==> flow/design.v <==
module Decoder (
input  wire [1:0] IN ,
output reg  [3:0] OUT
);
always @(*)
  begin
  OUT = 4'b0000 ;
    case (IN)
     2'b00 : OUT = 4'b0001 ;
     2'b01 : OUT = 4'b0010 ;          
     2'b10 : OUT = 4'b0100 ;     
     2'b11 : OUT = 4'b1000 ;     
   endcase
 end 
 endmodule
module ARITHMATIC_UNIT
  #(parameter IN_DATA_WIDTH= 16,
              OUT_DATA_WIDTH=16
  )
  (
  input wire      [IN_DATA_WIDTH-1:0]        A,
  input wire      [IN_DATA_WIDTH-1:0]        B,
  input wire      [1:0]                      ALU_FUN,
  input wire                                 Clk,
  input wire                                 RST,
  input wire                                 Arithmaitc_Enable,
  output reg     [OUT_DATA_WIDTH-1:0]       Arith_out,
  output reg                                Arith_Flag,
  output reg                                Carry_out
  );
   reg     [OUT_DATA_WIDTH-1:0]       Arith_out_signal;
   reg     [1:0]                      Arith_Flag_signal;
   wire                              Carry_out_signal;
always@(posedge Clk or negedge RST)
begin
  if(!RST)
    begin
      Arith_out<=0;
      Arith_Flag<=0;
      Carry_out<=0;
    end
  else 
    begin
     Arith_out<=Arith_out_signal;
     Arith_Flag<=Arith_Flag_signal;
     Carry_out<=Carry_out_signal;
    end
end
always@(*)
begin
  Arith_out_signal=16'b0;
  Arith_Flag_signal=1'b0;
  if(Arithmaitc_Enable)
    begin
      case(ALU_FUN)
        2'b00:begin
          Arith_out_signal=A+B;
            Arith_Flag_signal=1'b1;
        end
        2'b01:begin
          Arith_out_signal=A-B;
            Arith_Flag_signal=1'b1;
        end
        2'b10:begin
          Arith_out_signal=A*B;
            Arith_Flag_signal=1'b1;
        end
        2'b11:begin
          Arith_out_signal=(B==0)?32'h0000FFFF:A/B;
            Arith_Flag_signal=1'b1;
        end   
    endcase
    end
    else
      begin
        Arith_out_signal=16'b0;
        Arith_Flag_signal=1'b0;
      end
end
assign  Carry_out_signal= Arith_out_signal[IN_DATA_WIDTH];
endmodule
module LOGIC_UNIT
   #(parameter IN_DATA_WIDTH= 16,
              OUT_DATA_WIDTH=16
  )
  (
  input wire      [IN_DATA_WIDTH-1:0]        A,
  input wire      [IN_DATA_WIDTH-1:0]        B,
  input wire      [1:0]                      ALU_FUN,
  input wire                                 Clk,
  input wire                                 RST,
  input wire                                 LOGIC_Enable,
  output reg     [OUT_DATA_WIDTH-1:0]        LOGICAL_out,
  output reg                                 LOGICAL_Flag
  );
  reg [OUT_DATA_WIDTH-1:0]        LOGICAL_out_signal;
  reg                             LOGICAL_Flag_siganl;
  always@(posedge Clk or negedge RST)
  begin
    if(!RST)
      begin
      LOGICAL_out<=16'b0;
      LOGICAL_Flag<=1'b0;
      end
    else
      begin
      LOGICAL_out<=LOGICAL_out_signal;
      LOGICAL_Flag<=LOGICAL_Flag_siganl;
      end
  end
  always@(*)
  begin
    LOGICAL_Flag_siganl=1'b0;
    LOGICAL_out_signal=16'b0;
    if(LOGIC_Enable)
      begin
        case(ALU_FUN)
           2'b00 : begin
              LOGICAL_out_signal = A & B ;
              LOGICAL_Flag_siganl = 1'b1 ;              
		      end
          2'b01 : begin
              LOGICAL_out_signal = A | B ;
              LOGICAL_Flag_siganl = 1'b1 ;           
		      end
         2'b10 : begin
              LOGICAL_out_signal = ~(A & B) ;
              LOGICAL_Flag_siganl = 1'b1 ;           
		      end
         2'b11 : begin
              LOGICAL_out_signal = ~(A | B) ;
              LOGICAL_Flag_siganl = 1'b1 ;           
		      end
		    endcase
		   end
		   else
		     begin
		        LOGICAL_Flag_siganl=1'b0;
            LOGICAL_out_signal=16'b0;
		       end
		end
		endmodule
module SHIFT_UNIT  
   #(parameter IN_DATA_WIDTH= 16,
              OUT_DATA_WIDTH=16
  )
  (
  input wire      [IN_DATA_WIDTH-1:0]        A,
  input wire      [IN_DATA_WIDTH-1:0]        B,
  input wire      [1:0]                      ALU_FUN,
  input wire                                 Clk,
  input wire                                 RST,
  input wire                                 SHIFT_Enable,
  output reg     [OUT_DATA_WIDTH-1:0]        SHIFT_OUT,
  output reg                                 SHIFT_FLAG
  );
  reg [OUT_DATA_WIDTH-1:0]        SHIFT_OUT_SIGNAL;
  reg                             SHIFT_FLAG_SIGNAL;
  always@(posedge Clk or negedge RST)
  begin
    if(!RST)
      begin
        SHIFT_OUT<=16'b0;
        SHIFT_FLAG<=1'b0;
      end
    else
      begin
      SHIFT_OUT<=SHIFT_OUT_SIGNAL;
      SHIFT_FLAG<=SHIFT_FLAG_SIGNAL;
      end
  end
  always@(*)
  begin 
    SHIFT_OUT_SIGNAL = 1'b0 ;
    SHIFT_FLAG_SIGNAL = 1'b0 ;
	if(SHIFT_Enable)
      case (ALU_FUN)
      2'b00 : begin
              SHIFT_OUT_SIGNAL = A >> 1  ;
              SHIFT_FLAG_SIGNAL = 1'b1 ;              
		      end
      2'b01 : begin
              SHIFT_OUT_SIGNAL = A << 1 ;
              SHIFT_FLAG_SIGNAL = 1'b1 ;           
		      end
      2'b10 : begin
              SHIFT_OUT_SIGNAL = B >> 1 ;
              SHIFT_FLAG_SIGNAL = 1'b1 ;           
		      end
      2'b11 : begin
              SHIFT_OUT_SIGNAL = B << 1 ;
              SHIFT_FLAG_SIGNAL = 1'b1 ;           
		      end
      endcase
	else
	 begin
      SHIFT_OUT_SIGNAL = 1'b0 ;
      SHIFT_FLAG_SIGNAL = 1'b0 ;
     end
 end
 endmodule
module CMP_UNIT 
  #(parameter IN_DATA_WIDTH= 16,
              OUT_DATA_WIDTH=16
  )
    (
  input wire      [IN_DATA_WIDTH-1:0]        A,
  input wire      [IN_DATA_WIDTH-1:0]        B,
  input wire      [1:0]                      ALU_FUN,
  input wire                                 Clk,
  input wire                                 RST,
  input wire                                 CMP_Enable,
  output reg     [OUT_DATA_WIDTH-1:0]        CMP_out,
  output reg                                 CMP_Flag
  );
  reg [OUT_DATA_WIDTH-1:0]        CMP_out_signal;
  reg                             CMP_Flag_siganl;
  always@(posedge Clk or negedge RST)
  begin
    if(!RST)
      begin
        CMP_out<=16'b0;
        CMP_Flag<=1'b0; 
      end
    else
      begin
      CMP_out<=CMP_out_signal;
      CMP_Flag<=CMP_Flag_siganl;
      end
  end
  always@(*)
  begin
    CMP_Flag_siganl=1'b0;
    CMP_out_signal=16'b0;
    if(CMP_Enable)
      begin
        case(ALU_FUN)
           2'b00 : begin
              CMP_out_signal = 16'b0  ;
              CMP_Flag_siganl = 1'b1 ;              
		               end
           2'b01 : begin
              CMP_Flag_siganl = 1'b1 ;  
              if (A==B)
                CMP_out_signal = 16'b1;
              else
                CMP_out_signal = 16'b0;			  
		               end
          2'b10 : begin
              CMP_Flag_siganl = 1'b1 ;  
              if (A>B)
                CMP_out_signal = 16'b10;
              else
                CMP_out_signal = 16'b0;			  
		              end
          2'b11 : begin
              CMP_Flag_siganl = 1'b1 ; 
              if (A<B)
                CMP_out_signal = 16'b11;
              else
                CMP_out_signal = 16'b0;			  
		              end
		         endcase
		     end
		   else
		     begin
		        CMP_Flag_siganl=1'b0;
            CMP_out_signal=16'b0;
		       end
		end
		endmodule
module ALU_TOP 
  #(parameter INDATA_WIDTH=16,
              Arithmatic_width=INDATA_WIDTH+INDATA_WIDTH,
              Logic_Width= INDATA_WIDTH,
              Shift_Width=INDATA_WIDTH,
              CMP_Width=3
  )
(
input wire [INDATA_WIDTH-1:0]           A,
input wire [INDATA_WIDTH-1:0]           B,
input wire [3:0]                        ALU_FUN,
input wire                              CLK,
input wire                              RST,
output wire [Arithmatic_width-1:0]      Arith_OUT,
output wire [Logic_Width-1:0]           Logic_OUT,
output wire [Shift_Width-1:0]           Shift_OUT,
output wire [CMP_Width-1:0]             CMP_OUT,
output wire                             Arith_FLAG,
output wire                             Carry_OUT,
output wire                             Logic_FLAG,
output wire                             Shift_FLAG,
output wire                             CMP_FLAG
);
wire                  Arith_enable ;
wire                  Logic_enable ;
wire                  Shift_enable ;
wire                  CMP_enable ;
Decoder mapping_Decoder(
.IN(ALU_FUN[3:2]),
.OUT({Shift_enable,CMP_enable,Logic_enable,Arith_enable})
);
ARITHMATIC_UNIT #(.IN_DATA_WIDTH(INDATA_WIDTH),.OUT_DATA_WIDTH(Arithmatic_width))mapping_Arith
(
.A(A),
.B(B),
.ALU_FUN(ALU_FUN[1:0]),
.Clk(CLK),
.RST(RST),
.Arithmaitc_Enable(Arith_enable),
.Arith_out(Arith_OUT),
.Arith_Flag(Arith_FLAG),
.Carry_out(Carry_OUT)
);
LOGIC_UNIT #(.IN_DATA_WIDTH(INDATA_WIDTH),.OUT_DATA_WIDTH(Logic_Width))mapping_Logic
(
.A(A),
.B(B),
.ALU_FUN(ALU_FUN[1:0]),
.Clk(CLK),
.RST(RST),
.LOGIC_Enable(Logic_enable),
.LOGICAL_out(Logic_OUT),
.LOGICAL_Flag(Logic_FLAG)
);
SHIFT_UNIT  #(.IN_DATA_WIDTH(INDATA_WIDTH),.OUT_DATA_WIDTH(Shift_Width))mapping_Shift
(
.A(A),
.B(B),
.ALU_FUN(ALU_FUN[1:0]),
.Clk(CLK),
.RST(RST),
.SHIFT_Enable(Shift_enable),
.SHIFT_OUT(Shift_OUT),
.SHIFT_FLAG(Shift_FLAG)
);
CMP_UNIT #(.IN_DATA_WIDTH(INDATA_WIDTH),.OUT_DATA_WIDTH(CMP_Width))mapping_Cmp
(
.A(A),
.B(B),
.ALU_FUN(ALU_FUN[1:0]),
.Clk(CLK),
.RST(RST),
.CMP_Enable(CMP_enable),
.CMP_out(CMP_OUT),
.CMP_Flag(CMP_FLAG)
);
endmodule
Reports on ALU_TOP --
Tool output for the design above before and after an edit, in the order of the flow. "unedited" refers to lines of the RTL above, "edited" to lines of the edited file. "change" is "edited" less "unedited", of the values as shown; "rel. change" is that difference over "unedited", in percent. Library cell names are shortened. The mark n/a stands for no value.
Design: top module ALU_TOP, clock port CLK, standard-cell library sky130hd, library corner tt_025C_1v80

Edit of the RTL --
The edit as a unified diff against the file above. The edit is scripted: it alters the design's behaviour and was not made to optimise anything.
begin of diff
@@ -101,12 +101,11 @@
       begin
       LOGICAL_out<=16'b0;
-      LOGICAL_Flag<=1'b0;
       end
     else
       begin
       LOGICAL_out<=LOGICAL_out_signal;
-      LOGICAL_Flag<=LOGICAL_Flag_siganl;
       end
   end
+  always @(*) LOGICAL_Flag = LOGICAL_Flag_siganl;
   always@(*)
   begin
end of diff

Word-level counts --
Yosys after proc, flatten, opt, wreduce and memory -nomap, before mapping. Enables and synchronous resets that opt folds into registers are not counted as muxes. Memory bits, and registers merged into a memory's read port (data or address), are not among the register bits. Print and check cells are not counted.
Word-level totals:
- flip-flop bits (word level) | unedited 72, edited 71, change -1, rel. change -1.39%
- bits of input ports | unedited 38, edited 38, change 0, rel. change 0.00%
- output and inout bits | unedited 72, edited 72, change 0, rel. change 0.00%
- word-level cells | unedited 49, edited 48, change -1, rel. change -2.04%
Operators by class:
- add/subtract/negate cells | unedited 2, edited 2, change 0, rel. change 0.00%
- $mul | unedited 1, edited 1, change 0, rel. change 0.00%
- divide/modulo/power cells | unedited 1, edited 1, change 0, rel. change 0.00%
- magnitude comparators | unedited 2, edited 2, change 0, rel. change 0.00%
- equality and inequality tests | unedited 7, edited 7, change 0, rel. change 0.00%
- multiplexer cells | unedited 19, edited 19, change 0, rel. change 0.00%
- bitwise gates (word level) | unedited 4, edited 4, change 0, rel. change 0.00%
- reductions and logical operators | unedited 4, edited 4, change 0, rel. change 0.00%
Operator list:
- 1-bit 2-to-1 mux | unedited 7, edited 7, change 0, rel. change 0.00%
- 2-bit equality test with constant B | unedited 4, edited 4, change 0, rel. change 0.00%
- 2-bit by 1-bit equality test with 1-bit output with constant B | unedited 2, edited 2, change 0, rel. change 0.00%
- 2-bit logical NOT | unedited 2, edited 2, change 0, rel. change 0.00%
- 16-bit 2-to-1 mux | unedited 2, edited 2, change 0, rel. change 0.00%
- 2-bit 2-to-1 mux | unedited 2, edited 2, change 0, rel. change 0.00%
- 32-bit 2-to-1 mux | unedited 2, edited 2, change 0, rel. change 0.00%
- 16-bit NOT | unedited 2, edited 2, change 0, rel. change 0.00%
- 16-bit parallel mux with 4-bit select | unedited 2, edited 2, change 0, rel. change 0.00%
- 16-bit by 16-bit adder with 17-bit output | unedited 1, edited 1, change 0, rel. change 0.00%
- 16-bit AND | unedited 1, edited 1, change 0, rel. change 0.00%
- 16-bit by 16-bit divider with 32-bit output | unedited 1, edited 1, change 0, rel. change 0.00%
- 16-bit equality test | unedited 1, edited 1, change 0, rel. change 0.00%
- 16-bit > comparator | unedited 1, edited 1, change 0, rel. change 0.00%
- 16-bit logical NOT | unedited 1, edited 1, change 0, rel. change 0.00%
- 16-bit less-than comparator | unedited 1, edited 1, change 0, rel. change 0.00%
- 16-bit by 16-bit multiplier with 32-bit output | unedited 1, edited 1, change 0, rel. change 0.00%
- 3-bit 2-to-1 mux | unedited 1, edited 1, change 0, rel. change 0.00%
- 16-bit bitwise OR | unedited 1, edited 1, change 0, rel. change 0.00%
- 3-bit parallel mux with 4-bit select | unedited 1, edited 1, change 0, rel. change 0.00%
- 32-bit parallel mux with 4-bit select | unedited 1, edited 1, change 0, rel. change 0.00%
- 4-bit parallel mux with 4-bit select | unedited 1, edited 1, change 0, rel. change 0.00%
- 4-bit OR reduction | unedited 1, edited 1, change 0, rel. change 0.00%
- 16-bit by 16-bit subtractor with 17-bit output | unedited 1, edited 1, change 0, rel. change 0.00%

Logic depth --
Yosys ltp: most cells in a row. Word level: on the elaborated netlist, between registers, memories and ports. Mapped: between sequential cells and ports; inverters and the memories' decode and read muxes count.
Depth:
- word-level depth | unedited 4, edited 4, change 0, rel. change 0.00%
- ABC_AREA | unedited 0, edited 0
- gate-level depth with buffers | unedited 488, edited 462, change -26, rel. change -5.33%
- depth with buffers taken out | unedited 446, edited 427, change -19, rel. change -4.26%

Synthesis result --
The flow's flattened synthesis, as Yosys stat reports it; memories are mapped. The netlist is that of the ABC_AREA named above (0 if unset); the other value can give another one.
Cells by type:
- o31ai_1 | unedited 76, edited 123, change +47, rel. change +61.84%
- or2_2 | unedited 76, edited 39, change -37, rel. change -48.68%
- a21oi_1 | unedited 331, edited 304, change -27, rel. change -8.16%
- o21ai_1 | unedited 33, edited 10, change -23, rel. change -69.70%
- o21a_1 | unedited 204, edited 183, change -21, rel. change -10.29%
- nor2_1 | unedited 478, edited 459, change -19, rel. change -3.97%
- xor2_1 | unedited 68, edited 84, change +16, rel. change +23.53%
- nand2_1 | unedited 441, edited 455, change +14, rel. change +3.17%
- clkbuf_1 | unedited 122, edited 108, change -14, rel. change -11.48%
- and3_1 | unedited 40, edited 27, change -13, rel. change -32.50%
- or3_1 | unedited 47, edited 35, change -12, rel. change -25.53%
- nor2_2 | unedited 1, edited 13, change +12, rel. change +1200.00%
- and2_1 | unedited 58, edited 47, change -11, rel. change -18.97%
- buf_2 | unedited 22, edited 11, change -11, rel. change -50.00%
- a211oi_1 | unedited 34, edited 44, change +10, rel. change +29.41%
- a21boi_0 | unedited 5, edited 14, change +9, rel. change +180.00%
- nor3_1 | unedited 217, edited 225, change +8, rel. change +3.69%
- nor2b_1 | unedited 42, edited 35, change -7, rel. change -16.67%
The list need not be complete.
Mapped netlist:
- cells in the netlist | unedited 4596, edited 4537, change -59, rel. change -1.28%
- synthesis area (um^2) | unedited 34658.2, edited 34565.7, change -92.5, rel. change -0.27%
- mapped flip-flops | unedited 70, edited 69, change -1, rel. change -1.43%
- buffer cells | unedited 171, edited 158, change -13, rel. change -7.60%
By module: a second synthesis without flattening, with its own total; a netlist apart from the flattened one above.
Second synthesis, totals:
- cell total of the unflattened synthesis | unedited 4649, edited 4519, change -130, rel. change -2.80%
- area (unflattened synthesis) (um^2) | unedited 35027.3, edited 34544.4, change -482.9, rel. change -1.38%
Rows give one instance, submodules left out.
Modules, unedited:
- ARITHMATIC_UNIT | instances 1, cells 4462, area 32915.3 um^2, seq. area 825.8 um^2
- LOGIC_UNIT | instances 1, cells 56, area 807.0 um^2, seq. area 425.4 um^2
- SHIFT_UNIT | instances 1, cells 55, area 732.0 um^2, seq. area 425.4 um^2
- CMP_UNIT | instances 1, cells 72, area 546.8 um^2, seq. area 75.1 um^2
- Decoder | instances 1, cells 4, area 26.3 um^2, seq. area 0.0 um^2
- ALU_TOP | instances 1, cells 0, area 0.0 um^2, seq. area 0.0 um^2
Modules, edited:
- ARITHMATIC_UNIT | instances 1, cells 4332, area 32449.9 um^2, seq. area 825.8 um^2
- LOGIC_UNIT | instances 1, cells 56, area 789.5 um^2, seq. area 400.4 um^2
- SHIFT_UNIT | instances 1, cells 55, area 732.0 um^2, seq. area 425.4 um^2
- CMP_UNIT | instances 1, cells 72, area 546.8 um^2, seq. area 75.1 um^2
- Decoder | instances 1, cells 4, area 26.3 um^2, seq. area 0.0 um^2
- ALU_TOP | instances 1, cells 0, area 0.0 um^2, seq. area 0.0 um^2

Timing after synthesis --
Path of least setup slack by OpenSTA after synthesis, without wires, with an ideal clock, recovery checks aside; 20% of the period is set as input and as output delay. Where synthesis merged equal registers, the netlist keeps one of their names.
Timing post-synthesis:
- kind | unedited input to register, edited input to register
- from | unedited input port B[1], edited input port B[1]
- to | unedited register mapping_Arith.Arith_out[0], edited register mapping_Arith.Arith_out[0]
- period (ps) | unedited 110000, edited 110000, change 0, rel. change 0.00%
- external input delay (ps) | unedited 22000, edited 22000, change 0, rel. change 0.00%
- time at the first pin (ps) | unedited 22000, edited 22000, change 0, rel. change 0.00%
- arrival time (ps) | unedited 113332, edited 109366, change -3966, rel. change -3.50%
- path slack (ps) | unedited -3465, edited 499, change +3964
- delay of the path (ps) | unedited 91465, edited 87501, change -3964, rel. change -4.33%
- driving pins on the path | unedited 459, edited 442, change -17, rel. change -3.70%
- path buffers | unedited 51, edited 42, change -9, rel. change -17.65%
- synthesis period reached (ps) | unedited 113465, edited 109501, change -3964, rel. change -3.49%
"delay of the path" = arrival - input delay + setup time. "driving pins on the path": output pins that drive a net of the path, with the launching flip-flop's if there is one; two outputs of one cell count as two. "synthesis period reached" is the clock period less the worst setup slack; recovery checks do not enter. This is arithmetic on one report: input and output delays are still those of the set period (20% each). The rows between start and end are the longest chain of elaborated cells between them; the timing report does not say that the signal goes this way. Where chains are equally long, one stands for them. A line is the first line of the expression or statement that the cell stems from. Yosys adds cells for indexed reads and writes and turns some case tables into memories.
Between the ends, post-synthesis, unedited: cells stage by stage clkbuf_1 clkinv_1 ha_1 or3_1 nand3_1 nor4_1 a31o_2 ha_1 a21oi_1 nand2_1 and4_1 a311oi_1 nor2_1 ha_1 o21a_1 nor2_1 or4_1 buf_2 [423 not listed] a21oi_1 nor2b_1 o21ai_0 nand2b_1 a21oi_1 nor2b_1 o21ai_0 nand2b_1 a21oi_1 nor2b_1 o21ai_0 nand2b_1 a21oi_1 nor2b_1 o21ai_0 and4_1 o221a_2 a31oi_1, length of the longest elaborated chain 4, elaborated cells between the ends (all ways) 5, RTL lines with such cells 3
RTL lines, path post-synthesis, unedited:
- from (decl) | RTL line 281 | input wire [INDATA_WIDTH-1:0]           B,
- 16-bit by 16-bit divider with 32-bit output | RTL line 69 | Arith_out_signal=(B==0)?32'h0000FFFF:A/B;
- 32-bit 2-to-1 mux | RTL line 69
- 32-bit parallel mux with 4-bit select | RTL line 55 | case(ALU_FUN)
- 32-bit 2-to-1 mux | RTL line 53 | if(Arithmaitc_Enable)
- to (assign) | RTL line 38 | Arith_out<=0;
- to (assign) | RTL line 44 | Arith_out<=Arith_out_signal;
- to (decl) | RTL line 27 | output reg     [OUT_DATA_WIDTH-1:0]       Arith_out,
Between the ends, post-synthesis, edited: cells stage by stage clkbuf_1 clkinv_1 ha_1 or3_1 nand4b_1 o41ai_1 and2_1 ha_1 o211ai_1 a21oi_1 nand2_1 o31ai_1 ha_1 o21ai_0 a22oi_1 a31o_2 o22ai_1 nor2_1 [406 not listed] o21ai_0 nand2b_1 a21oi_1 nor2b_1 o21ai_0 nand2b_1 a21oi_1 nor2b_1 o21ai_0 nand2b_1 a21oi_1 nor2b_1 o21ai_0 nand2_1 a2111oi_0 o2111ai_1 nor4_1 a31oi_1, length of the longest elaborated chain 4, elaborated cells between the ends (all ways) 5, RTL lines with such cells 3
RTL lines, path post-synthesis, edited:
- from (decl) | RTL line 280 | input wire [INDATA_WIDTH-1:0]           B,
- 16-bit by 16-bit divider with 32-bit output | RTL line 69 | Arith_out_signal=(B==0)?32'h0000FFFF:A/B;
- 32-bit 2-to-1 mux | RTL line 69
- 32-bit parallel mux with 4-bit select | RTL line 55 | case(ALU_FUN)
- 32-bit 2-to-1 mux | RTL line 53 | if(Arithmaitc_Enable)
- to (assign) | RTL line 38 | Arith_out<=0;
- to (assign) | RTL line 44 | Arith_out<=Arith_out_signal;
- to (decl) | RTL line 27 | output reg     [OUT_DATA_WIDTH-1:0]       Arith_out,

Worst path after layout --
Path of least setup slack in the final report of the runs of pair A (OpenROAD, finished layout, wires in). Where an end is a register, its clock arrival counts in the times. The path's times are printed in steps of 10 ps; the period is the one set.
Timing after layout:
- kind | unedited input to register, edited input to register
- from | unedited input port B[14], edited input port A[6]
- to | unedited register mapping_Arith.Arith_out[0], edited register mapping_Arith.Arith_out[0]
- period (ps) | unedited 107000, edited 107000, change 0, rel. change 0.00%
- external input delay (ps) | unedited 21400, edited 21400, change 0, rel. change 0.00%
- time at the first pin (ps) | unedited 21400, edited 21400, change 0, rel. change 0.00%
- arrival time (ps) | unedited 103450, edited 102800, change -650, rel. change -0.63%
- path slack (ps) | unedited 3810, edited 4450, change +640
- driving pins on the path | unedited 430, edited 418, change -12, rel. change -2.79%
- path buffers | unedited 13, edited 16, change +3, rel. change +23.08%
The rows between start and end are the longest chain of elaborated cells between them; the timing report does not say that the signal goes this way. Where chains are equally long, one stands for them.
Between the ends, after layout, unedited: cells stage by stage clkdlybuf4s50_1 or4_4 nor2_4 and3_1 and2_1 ha_1 or3_1 nand3_1 nor4_2 a31o_2 ha_4 a21oi_2 nand2_2 and4_1 a311oi_2 nor2_1 ha_1 o21a_1 [394 not listed] a21oi_2 nor2b_1 o21ai_1 nand2b_1 a21oi_2 nor2b_1 o21ai_1 nand2b_1 a21oi_2 nor2b_1 o21ai_1 nand2b_1 a21oi_2 nor2b_1 o21ai_1 and4_1 o221a_2 a31oi_1, length of the longest elaborated chain 4, elaborated cells between the ends (all ways) 5, RTL lines with such cells 3
RTL lines, path after layout, unedited:
- from (decl) | RTL line 281 | input wire [INDATA_WIDTH-1:0]           B,
- 16-bit by 16-bit divider with 32-bit output | RTL line 69 | Arith_out_signal=(B==0)?32'h0000FFFF:A/B;
- 32-bit 2-to-1 mux | RTL line 69
- 32-bit parallel mux with 4-bit select | RTL line 55 | case(ALU_FUN)
- 32-bit 2-to-1 mux | RTL line 53 | if(Arithmaitc_Enable)
- to (assign) | RTL line 38 | Arith_out<=0;
- to (assign) | RTL line 44 | Arith_out<=Arith_out_signal;
- to (decl) | RTL line 27 | output reg     [OUT_DATA_WIDTH-1:0]       Arith_out,
Between the ends, after layout, edited: cells stage by stage clkdlybuf4s50_1 nor4_4 nand4_1 or2_4 nor3_2 ha_1 or3_1 nand4b_1 o41ai_1 and2_1 ha_1 o211ai_1 a21oi_2 nand2_2 nand2_1 o31ai_2 ha_1 o21ai_2 [382 not listed] o21ai_0 nand2b_1 a21oi_1 nor2b_1 o21ai_0 nand2b_1 a21oi_1 nor2b_1 o21ai_0 nand2b_1 a21oi_1 nor2b_1 o21ai_0 nand2_1 a2111oi_2 o2111ai_1 nor4_1 a31oi_1, length of the longest elaborated chain 4, elaborated cells between the ends (all ways) 4, RTL lines with such cells 3
RTL lines, path after layout, edited:
- from (decl) | RTL line 279 | input wire [INDATA_WIDTH-1:0]           A,
- 16-bit by 16-bit divider with 32-bit output | RTL line 69 | Arith_out_signal=(B==0)?32'h0000FFFF:A/B;
- 32-bit 2-to-1 mux | RTL line 69
- 32-bit parallel mux with 4-bit select | RTL line 55 | case(ALU_FUN)
- 32-bit 2-to-1 mux | RTL line 53 | if(Arithmaitc_Enable)
- to (assign) | RTL line 38 | Arith_out<=0;
- to (assign) | RTL line 44 | Arith_out<=Arith_out_signal;
- to (decl) | RTL line 27 | output reg     [OUT_DATA_WIDTH-1:0]       Arith_out,

Layout results --
Runs of the flow (Yosys, OpenROAD) on both versions; the two runs of a pair have the same settings. The constraints put input and output delay at 20% of the set period each and load the outputs with 0.01 pF.
Flow settings, pair A: CORE_UTILIZATION 40, period_ns 107.0, CAP_MARGIN 20, CORE_MARGIN 2, SLEW_MARGIN 20
Final reports, pair A:
- netlist area reported by Yosys (um^2) | unedited 34658.2, edited 34565.7, change -92.5, rel. change -0.27%
- die size (um^2) | unedited 89015.7, edited 88780.2, change -235.5, rel. change -0.26%
- standard-cell area after layout (um^2) | unedited 41716.3, edited 40166.0, change -1550.3, rel. change -3.72%
- setup slack of the worst path (ps) | unedited 3806, edited 4450, change +644
- post-route setup TNS (ps) | unedited 0, edited 0, change 0
Flow settings, pair B: ABC_AREA 1, CELL_PAD_IN_SITES_GLOBAL_PLACEMENT 2, CORE_UTILIZATION 30, GPL_ROUTABILITY_DRIVEN 1, period_ns 67.5, CAP_MARGIN 20, CORE_MARGIN 2, SLEW_MARGIN 20
Final reports, pair B:
- netlist area reported by Yosys (um^2) | unedited 35927.0, edited 35918.2, change -8.8, rel. change -0.02%
- die size (um^2) | unedited 122542.0, edited 122511.0, change -31.0, rel. change -0.03%
- standard-cell area after layout (um^2) | unedited 57049.7, edited 57101.0, change +51.3, rel. change +0.09%
- setup slack of the worst path (ps) | unedited -15311, edited -11578, change +3733
- post-route setup TNS (ps) | unedited -61619, edited -37375, change +24244
